==> flow/design.v <==
module UART_TX_CTRL
#(
    parameter [ 1:0] RDY       = 2'b01,
    parameter [ 1:0] LOAD      = 2'b10,
    parameter [ 1:0] SEND      = 2'b11,
    parameter [ 3:0] IDX_MAX   = 10,
    parameter [13:0] TMR_MAX   = 14'b10100010110000  
)
(
    input  wire       CLK,
    input  wire       rst,
    input  wire       send,
    input  wire [7:0] send_data,
    output wire       ready,
    output wire       UART_TX
);
reg         tx_bit;
reg  [ 1:0] tx_state;
reg  [ 9:0] tx_data;
reg  [ 3:0] index;
reg  [13:0] tx_tmr;
wire        bit_done;
always @(posedge CLK) begin : state_transition
    if (rst)
        tx_state <= RDY;
    else
    case (tx_state)
        RDY:
            if (send)
                tx_state <= LOAD;
        LOAD:
            tx_state <= SEND;
        SEND:
            if (bit_done) begin
                if (index == IDX_MAX)
                    tx_state <= RDY;
                else
                    tx_state <= LOAD;
            end
        default:  
            tx_state <= RDY;
    endcase
end
always @(posedge CLK) begin : timing
    if (rst || tx_state == RDY) begin
        tx_tmr <= 14'd0;
    end
    else begin
        if (bit_done)
            tx_tmr <= 14'd0;
        else
            tx_tmr <= tx_tmr + 1;
    end
end
always @(posedge CLK) begin : increment_index
    if (rst || tx_state == RDY)
        index <= 0;
    else if (tx_state == LOAD)
        index <= index + 1;
end
always @(posedge CLK) begin : data_latch
    if (send)
        tx_data <= {1'b1, send_data, 1'b0};
end
always @(posedge CLK) begin : bit0
    if (rst || tx_state == RDY)
        tx_bit <= 1'b1;
    else if (tx_state == LOAD)
        tx_bit <= tx_data[index];
end
assign bit_done = (tx_tmr == TMR_MAX)? 1 : 0;
assign UART_TX   = tx_bit;
assign ready     = (tx_state == RDY)? 1 : 0;
endmodule
module UART_RX_CTRL
#(
    parameter [ 2:0] WAIT_START  = 3'b001,
    parameter [ 2:0] STORE_START = 3'b010,
    parameter [ 2:0] STORE_DATA  = 3'b011,
    parameter [ 2:0] STORE_STOP  = 3'b100,
    parameter [ 2:0] STORE_LAST  = 3'b101,
    parameter [13:0] TMR_MAX     = 14'b10100010110000  
)(
    input  wire        CLK,
    input  wire        rst,
    input  wire        UART_RX,
    output reg  [ 7:0] recv_data,
    output wire        vald_data
);
reg  [ 2:0] rx_reg;
reg  [ 2:0] rx_state;
reg  [13:0] rx_tmr;
reg  [ 2:0] bit_count;
wire        sample_point;
wire        startbit_detected;
always @(posedge CLK) begin : rx_latch_n_shift
    if (rst)
        rx_reg <= 3'd0;
    else
        rx_reg <= {rx_reg[1:0], UART_RX};
end
function set_startbit_detected;
    input state, rx2, rx1;
    begin
        if (state==WAIT_START && rx2==1'b1 && rx1==1'b0)
            set_startbit_detected = 1'b1;
        else
            set_startbit_detected = 1'b0;
    end
endfunction
assign startbit_detected = set_startbit_detected(
                            rx_state,
                            rx_reg[2],
                            rx_reg[1]
                        );
always @(posedge CLK) begin : rx_timer
    if (rst) begin
        rx_tmr <= 14'd0;
    end
    else if (startbit_detected == 1'b1) begin
        rx_tmr <= 14'd0;
    end
    else begin
        if (rx_tmr == TMR_MAX)
            rx_tmr <= 14'd0;
        else
            rx_tmr <= rx_tmr + 14'd1;
    end
end
assign sample_point = (rx_tmr == 14'd0)? 1'b1 : 1'b0;
always @(posedge CLK) begin : state_transition_n_bit_count
    if (rst) begin
        rx_state  <= WAIT_START;
        bit_count <= 3'd0;
    end
    else
    case (rx_state)
        WAIT_START:
            if (startbit_detected == 1'b1) begin
                rx_state <= STORE_START;
                bit_count <= 3'd0;
            end
        STORE_START:
            if (sample_point == 1'b1) begin
                if (rx_reg[1] == 1'b0)
                    rx_state <= STORE_DATA;
                else  
                    rx_state <= WAIT_START;
            end
        STORE_DATA:
            if (sample_point == 1'b1) begin
                recv_data <= {rx_reg[1], recv_data[7:1]};
                if (bit_count == 3'd7)
                    rx_state <= STORE_STOP;
                else
                    bit_count <= bit_count + 3'd1;
            end
        STORE_STOP:
            if (sample_point == 1'b1) begin
                if (rx_reg[1] == 1'b1)
                    rx_state <= STORE_LAST;
                else  
                    rx_state <= WAIT_START;
            end
        STORE_LAST:
            rx_state <= WAIT_START;
        default:  
            rx_state <= WAIT_START;
    endcase
end
assign vald_data = (rx_state == STORE_LAST)? 1'b1 : 1'b0;
endmodule
module FIFO
#(
    parameter ADDR_WIDTH = 8,
    parameter DATA_WIDTH = 8
)
(
    input  wire                  CLK,
    input  wire                  rst,
    input  wire                  w_enable,
    input  wire                  r_enable,
    input  wire [DATA_WIDTH-1:0] w_data,
    output reg  [DATA_WIDTH-1:0] r_data,
    output reg  [ADDR_WIDTH:0]   count
);
reg [ADDR_WIDTH-1:0] w_addr;
reg [ADDR_WIDTH-1:0] r_addr;
reg [DATA_WIDTH-1:0] ram [2**ADDR_WIDTH-1:0];
always @(posedge CLK) begin : dpm
    if (w_enable)
        ram[w_addr] <= w_data;
    if (rst)
        r_data      <= 0;
    else if (r_enable)
        r_data      <= ram[r_addr];
end
always @(posedge CLK) begin : addr
    if (rst) begin
        w_addr <= 0;
        r_addr <= 0;
    end
    else begin
        if (w_enable)
            w_addr <= w_addr + 1'b1;
        if (r_enable)
            r_addr <= r_addr + 1'b1;
    end
end
always @(posedge CLK) begin : count_data
    if (rst)
        count <= 0;
    else
    case ({w_enable, r_enable})
        2'b00: count <= count;
        2'b01: count <= count - 1'b1;
        2'b10: count <= count + 1'b1;
        2'b11: count <= count;
    endcase
end
endmodule
module UART
#(
    parameter [ 2:0] WAIT_ACTI      = 3'b001,
    parameter [ 2:0] SEND_CHAR      = 3'b010,
    parameter [ 2:0] RDY            = 3'b011,
    parameter [ 2:0] WAIT_RDY       = 3'b100,
    parameter [ 3:0] BTN_STR_LEN    = 4'd8,
    parameter [ 1:0] PARROT_STR_LEN = 2'd3,
    parameter        BTN            = 1'b0,
    parameter        PARROT         = 1'b1,
    parameter [13:0] BAUD_TMR_MAX   = 14'd15  
)
(
    input  wire CLK,        
    input  wire rst,        
    input  wire btn_0,      
    output wire UART_TX,    
    input  wire UART_RX     
);
reg  [ 2:0] uart_state;
wire [ 7:0] btn_str        [ 7:0];
reg  [ 3:0] str_idx;
reg         send_mode;
reg         send_char;
wire        send;
reg  [ 7:0] send_data;
wire        ready;
assign send = send_char;
wire [ 7:0] recv_data;
wire        vald_data;
wire        w_enable;
wire        r_enable;
wire [ 7:0] r_data;
wire [ 8:0] count;
assign btn_str[0] = 8'h02;  
assign btn_str[1] = 8'h41;  
assign btn_str[2] = 8'h52;  
assign btn_str[3] = 8'h54;  
assign btn_str[4] = 8'h59;  
assign btn_str[5] = 8'h0D;  
assign btn_str[6] = 8'h0A;  
assign btn_str[7] = 8'h03;  
UART_TX_CTRL #(.TMR_MAX(BAUD_TMR_MAX)) uart_tx_ctrl (
    CLK,
    rst,
    send,
    send_data,
    ready,
    UART_TX
);
UART_RX_CTRL #(.TMR_MAX(BAUD_TMR_MAX)) uart_rx_ctrl (
    CLK,
    rst,
    UART_RX,
    recv_data,
    vald_data
);
assign w_enable = (vald_data == 1'b1 && count < 2**8);
assign r_enable = (count > 0 && uart_state == WAIT_ACTI)? 1 : 0;
FIFO fifo (
    CLK,
    rst,
    w_enable,
    r_enable,
    recv_data,  
    r_data,
    count
);
always @(posedge CLK) begin : state_transition
    if (rst) begin
        uart_state <= WAIT_ACTI;
        send_mode  <= BTN;
    end
    else
    case (uart_state)
        WAIT_ACTI:
            if (r_enable) begin
                uart_state <= SEND_CHAR;
                send_mode  <= PARROT;
            end
            else if (btn_0 == 1'b1) begin
                uart_state <= SEND_CHAR;
                send_mode  <= BTN;
            end
        SEND_CHAR:
            uart_state <= RDY;
        RDY:
            uart_state <= WAIT_RDY;
        WAIT_RDY:
            if (ready == 1'b1) begin
                case (send_mode)
                    PARROT: begin
                        uart_state <= WAIT_ACTI;
                    end
                    BTN: begin
                        if (str_idx == BTN_STR_LEN)
                            uart_state <= WAIT_ACTI;
                        else
                            uart_state <= SEND_CHAR;
                    end
                endcase
            end
        default:  
            uart_state <= WAIT_ACTI;
    endcase
end
always @(posedge CLK) begin : inc_idx
    if (rst || uart_state == WAIT_ACTI)
        str_idx <= 0;
    else if (uart_state == SEND_CHAR)
        str_idx <= str_idx + 1;
end
always @(posedge CLK) begin : char_load
    if (rst) begin
        send_char <= 1'b0;
        send_data <= 0;
    end
    else if (uart_state == SEND_CHAR) begin
        send_char <= 1'b1;
        if (send_mode == PARROT)
            send_data <= r_data;
        else if (send_mode == BTN)
            send_data <= btn_str[str_idx[2:0]];
    end
    else begin
        send_char <= 1'b0;
    end
end
endmodule
--- tool output ---
-- From RTL to reports: UART
Tool output for the design above before and after an edit, in the order of the flow.
Lines under "unedited" count in the file above, lines under "edited" in the edited file.
"change" is "edited" less "unedited", of the values as shown; "relative change" is that difference over "unedited", in percent.
Operators carry their Yosys type and port widths (W data, S select, Z words).
Library cell names are shortened.
The mark -- stands for no value.
- design top: UART
- clock input: CLK
- cell library: sky130hd
- library corner: tt_025C_1v80

-- Diff
Unified diff, file above to edited file.
This change comes from a script, not from a designer. The edited design behaves differently; no optimisation was intended.
begin of diff
@@ -189,5 +189,4 @@
 reg [DATA_WIDTH-1:0] ram [2**ADDR_WIDTH-1:0];
 always @(posedge CLK) begin : dpm
-    if (w_enable)
         ram[w_addr] <= w_data;
     if (rst)
end of diff

-- Elaborated design
Source: Yosys, flattened and elaborated, memories not mapped. Widths are those after wreduce. Registers that Yosys merges into a memory's read port (data or address) are not register bits. Print and check cells do not count. Equal cells are merged and count once.
Yosys's memory passes give these memory sizes; they may raise the number of words (mostly to a power of two), join words into wider ones and drop unused or constant bits.
- word-level totals (what ; unedited ; edited ; change ; relative change (%)):
    register bits after elaboration ; 102 ; 102 ; 0 ; 0.00
    latch bits ; 0 ; 0 ; 0 ; --
    RAM bits ; 2048 ; 2048 ; 0 ; 0.00
    bits in read-only memories ; 0 ; 0 ; 0 ; --
    word width x clocked read ports ; 8 ; 8 ; 0 ; 0.00
    memory cells ; 1 ; 1 ; 0 ; 0.00
    bits of input ports ; 4 ; 4 ; 0 ; 0.00
    output and inout port bits ; 1 ; 1 ; 0 ; 0.00
    word-level cells ; 128 ; 125 ; -3 ; -2.34
- memory list (what ; unedited ; edited):
    words x width with read and write ports ; fifo.ram 256x8 r1 w1 ; fifo.ram 256x8 r1 w1
- cells by class (what ; unedited ; edited ; change ; relative change (%)):
    add/subtract/negate cells ; 9 ; 9 ; 0 ; 0.00
    multiply operators ; 0 ; 0 ; 0 ; --
    divide/modulo/power cells ; 0 ; 0 ; 0 ; --
    magnitude comparators ; 2 ; 2 ; 0 ; 0.00
    eq/ne operators ; 37 ; 37 ; 0 ; 0.00
    shift operators ; 1 ; 1 ; 0 ; 0.00
    muxes and demuxes ; 37 ; 34 ; -3 ; -8.11
    bitwise logic cells ; 3 ; 3 ; 0 ; 0.00
    reductions and logical operators ; 20 ; 20 ; 0 ; 0.00
- operator list (cell ; unedited ; edited ; change ; relative change (%)):
    $mux W8 ; 3 ; 1 ; -2 ; -66.67
    $mux W1 ; 10 ; 9 ; -1 ; -10.00
Unchanged operator kinds not shown: 39.

-- Longest topological paths
Longest topological path by Yosys (ltp), each cell counted once; first at word level (registers and memories cut), then after technology mapping (sequential cells cut; the memories' decode and read muxes count).
- logic depth (what ; unedited ; edited ; change ; relative change (%)):
    word-level depth ; 5 ; 5 ; 0 ; 0.00
    ABC_AREA ; 0 ; 0 ; -- ; --
    mapped depth ; 13 ; 15 ; +2 ; +15.38

-- Mapped cells and area
Yosys stat after the flow's synthesis: flattened, memories mapped to cells. It holds for the ABC_AREA given above (unset counts as 0); a run with the other value may have another netlist.
- cell types (cell ; unedited ; edited ; change ; relative change (%)):
    mux4_2 ; 503 ; 465 ; -38 ; -7.55
    a22oi_1 ; 35 ; 56 ; +21 ; +60.00
    mux2i_1 ; 156 ; 170 ; +14 ; +8.97
    a221oi_1 ; 17 ; 30 ; +13 ; +76.47
    buf_2 ; 50 ; 62 ; +12 ; +24.00
    nor2_1 ; 369 ; 378 ; +9 ; +2.44
    a21oi_1 ; 85 ; 93 ; +8 ; +9.41
    o21ai_0 ; 50 ; 58 ; +8 ; +16.00
    o211ai_1 ; 5 ; 13 ; +8 ; +160.00
    nor3_1 ; 31 ; 24 ; -7 ; -22.58
    buf_1 ; 27 ; 20 ; -7 ; -25.93
    mux2_2 ; 11 ; 18 ; +7 ; +63.64
    clkbuf_1 ; 107 ; 113 ; +6 ; +5.61
    buf_6 ; 30 ; 24 ; -6 ; -20.00
    a22o_1 ; 9 ; 4 ; -5 ; -55.56
    and3_1 ; 6 ; 11 ; +5 ; +83.33
    inv_1 ; 25 ; 21 ; -4 ; -16.00
    buf_4 ; 23 ; 27 ; +4 ; +17.39
Unchanged cell types not shown: 15.
Not every row of either side is listed.
- synthesis totals (what ; unedited ; edited ; change ; relative change (%)):
    cell count ; 4213 ; 4279 ; +66 ; +1.57
    chip area (Yosys) (um^2) ; 84476.0 ; 84364.7 ; -111.3 ; -0.13
    mapped flip-flops ; 2160 ; 2160 ; 0 ; 0.00
By module: a second synthesis without flattening, with its own total; a netlist apart from the flattened one above.
- second synthesis, totals (what ; unedited ; edited ; change ; relative change (%)):
    cells (unflattened synthesis) ; 4435 ; 4391 ; -44 ; -0.99
    area total of the unflattened synthesis (um^2) ; 84967.7 ; 85359.4 ; +391.7 ; +0.46
Each row is one instance without its submodules.
- modules, unedited (module ; instances ; cells ; area (um^2) ; seq. area (um^2)):
    FIFO ; 1 ; 4072 ; 81479.4 ; 62159.6
    UART_RX_CTRL (TMR_MAX=15) ; 1 ; 136 ; 1360.1 ; 700.7
    UART_TX_CTRL (TMR_MAX=15) ; 1 ; 127 ; 1252.5 ; 680.7
    UART ; 1 ; 100 ; 875.8 ; 360.3
- modules, edited (module ; instances ; cells ; area (um^2) ; seq. area (um^2)):
    FIFO ; 1 ; 4028 ; 81871.0 ; 62159.6
    UART_RX_CTRL (TMR_MAX=15) ; 1 ; 136 ; 1360.1 ; 700.7
    UART_TX_CTRL (TMR_MAX=15) ; 1 ; 127 ; 1252.5 ; 680.7
    UART ; 1 ; 100 ; 875.8 ; 360.3

-- Worst setup path after synthesis
Path of least setup slack by OpenSTA after synthesis, without wires, with an ideal clock, recovery checks aside; 20% of the period is set as input and as output delay. Where synthesis merged equal registers, the netlist keeps one of their names.
- timing path after synthesis (what ; unedited ; edited ; change ; relative change (%)):
    path type ; reg-to-reg ; reg-to-reg ; -- ; --
    from ; reg uart_rx_ctrl.recv_data[1] ; reg uart_rx_ctrl.recv_data[1] ; -- ; --
    to ; mem fifo.ram[0][1] ; mem fifo.ram[0][1] ; -- ; --
    clock period (ns) ; 10.0 ; 10.0 ; 0.0 ; 0.00
    library setup time (ns) ; 0.820 ; 0.820 ; 0.000 ; --
    arrival (ns) ; 3.240 ; 3.240 ; 0.000 ; 0.00
    slack (ns) ; 5.940 ; 5.940 ; 0.000 ; --
    path delay (ns) ; 4.060 ; 4.060 ; 0.000 ; 0.00
    driving pins on the path ; 1 ; 1 ; 0 ; 0.00
    path buffers ; 0 ; 0 ; 0 ; --
    period reached after synthesis (ns) ; 4.06 ; 4.06 ; 0.00 ; 0.00
"path delay" = arrival - input delay + setup time.
"driving pins on the path": output pins that drive a net of the path, with the launching flip-flop's if there is one; two outputs of one cell count as two.
"period reached after synthesis" = period - worst setup slack (recovery checks aside). The figure is calculated, with input and output delays left at 20% of the set period.
The rows between start and end are the longest chain of elaborated cells between them; the timing report does not say that the signal goes this way. Where chains are equally long, one stands for them.
A line is the first line of the expression or statement that the cell stems from. Yosys adds cells for indexed reads and writes and turns some case tables into memories.
Between the ends, after synthesis, unedited:
- cell sequence: edfxtp_1
- cells in the longest elaborated chain: 1
- elaborated cells on any way between the ends at 1
- RTL lines with such cells at 1
- ends and longest elaborated chain, after synthesis, unedited (what ; RTL line ; RTL):
    from (decl) ; 87 ; output reg  [ 7:0] recv_data,
    from (assign) ; 152 ; recv_data <= {rx_reg[1], recv_data[7:1]};
    $mux W8 ; 191 ; if (w_enable)
    to (decl) ; 189 ; reg [DATA_WIDTH-1:0] ram [2**ADDR_WIDTH-1:0];
Between the ends, after synthesis, edited:
- cell sequence: edfxtp_1
- cells in the longest elaborated chain: 0
- elaborated cells on any way between the ends at 0
- RTL lines with such cells at 0
- ends and longest elaborated chain, after synthesis, edited (what ; RTL line ; RTL):
    from (decl) ; 87 ; output reg  [ 7:0] recv_data,
    from (assign) ; 152 ; recv_data <= {rx_reg[1], recv_data[7:1]};
    to (decl) ; 189 ; reg [DATA_WIDTH-1:0] ram [2**ADDR_WIDTH-1:0];

-- Path in the finished layout
Path of least setup slack in the final report of each run of set A (OpenROAD, finished layout, wires in). Where an end is a register, its clock arrival counts in the times.
- timing path post-layout (what ; unedited ; edited ; change ; relative change (%)):
    path type ; reg-to-reg ; reg-to-reg ; -- ; --
    from ; reg fifo.r_addr[1] ; reg fifo.r_addr[1] ; -- ; --
    to ; reg fifo.r_data[5] ; reg fifo.r_data[7] ; -- ; --
    clock period (ns) ; 4.66 ; 4.66 ; 0.00 ; 0.00
    library setup time (ns) ; 0.14 ; 0.06 ; -0.08 ; --
    arrival (ns) ; 4.76 ; 5.17 ; +0.41 ; +8.61
    slack (ns) ; 0.65 ; 0.29 ; -0.36 ; --
    driving pins on the path ; 10 ; 9 ; -1 ; -10.00
    path buffers ; 4 ; 2 ; -2 ; -50.00
Between the ends, post-layout, unedited:
- cell sequence: dfxtp_4 buf_12 buf_12 buf_4 mux4_2 mux2i_1 o22ai_1 a2111oi_0 buf_4 o32ai_1
- ends and longest elaborated chain, post-layout, unedited (what ; RTL line ; RTL):
    from (decl) ; 188 ; reg [ADDR_WIDTH-1:0] r_addr;
    from (assign) ; 201 ; r_addr <= 0;
    from (assign) ; 207 ; r_addr <= r_addr + 1'b1;
    to (decl) ; 184 ; output reg  [DATA_WIDTH-1:0] r_data,
unedited: No chain of elaborated cells between the ends is given.
Between the ends, post-layout, edited:
- cell sequence: dfxtp_4 buf_12 nor3b_1 buf_4 a22oi_1 a22oi_1 o22ai_1 a211oi_1 a211o_1
- ends and longest elaborated chain, post-layout, edited (what ; RTL line ; RTL):
    from (decl) ; 188 ; reg [ADDR_WIDTH-1:0] r_addr;
    from (assign) ; 200 ; r_addr <= 0;
    from (assign) ; 206 ; r_addr <= r_addr + 1'b1;
    to (decl) ; 184 ; output reg  [DATA_WIDTH-1:0] r_data,
edited: No chain of elaborated cells between the ends is given.

-- Measured runs
Both versions went through the flow (Yosys, OpenROAD) with the same settings in each pair. Constraints: input delay and output delay 20% of the set period each, output load 0.01 pF.
Settings, set A:
- noted CORE_UTILIZATION: 40
- period_ns at 4.66
- noted CAP_MARGIN: 20
- noted CORE_MARGIN: 2
- SLEW_MARGIN: 20
- measured results, set A (what ; unedited ; edited ; change ; relative change (%)):
    area of the synthesized netlist (um^2) ; 84476.0 ; 84364.7 ; -111.3 ; -0.13
    full die area (um^2) ; 214883.0 ; 214601.0 ; -282.0 ; -0.13
    standard-cell area of the final layout (um^2) ; 96105.9 ; 95135.0 ; -970.9 ; -1.01
    post-route utilization ; 0.458 ; 0.454 ; -0.004 ; --
    lowest setup slack (ns) ; 0.651 ; 0.292 ; -0.359 ; --
Settings, set B:
- noted ABC_AREA: 0
- CELL_PAD_IN_SITES_DETAIL_PLACEMENT: 2
- noted CORE_MARGIN: 8
- noted CORE_UTILIZATION: 20
- noted GPL_ROUTABILITY_DRIVEN: 0
- noted PLACE_DENSITY: 0.86
- SETUP_SLACK_MARGIN at 0.58
- SLEW_MARGIN: 5
- TNS_END_PERCENT: 15
- period_ns at 4.4
- noted CAP_MARGIN: 20
- measured results, set B (what ; unedited ; edited ; change ; relative change (%)):
    area of the synthesized netlist (um^2) ; 84476.0 ; 84364.7 ; -111.3 ; -0.13
    full die area (um^2) ; 443429.0 ; 442864.0 ; -565.0 ; -0.13
    standard-cell area of the final layout (um^2) ; 99392.8 ; 99454.1 ; +61.3 ; +0.06
    post-route utilization ; 0.236 ; 0.237 ; +0.001 ; --
    lowest setup slack (ns) ; 0.089 ; 0.120 ; +0.031 ; --
--- end ---
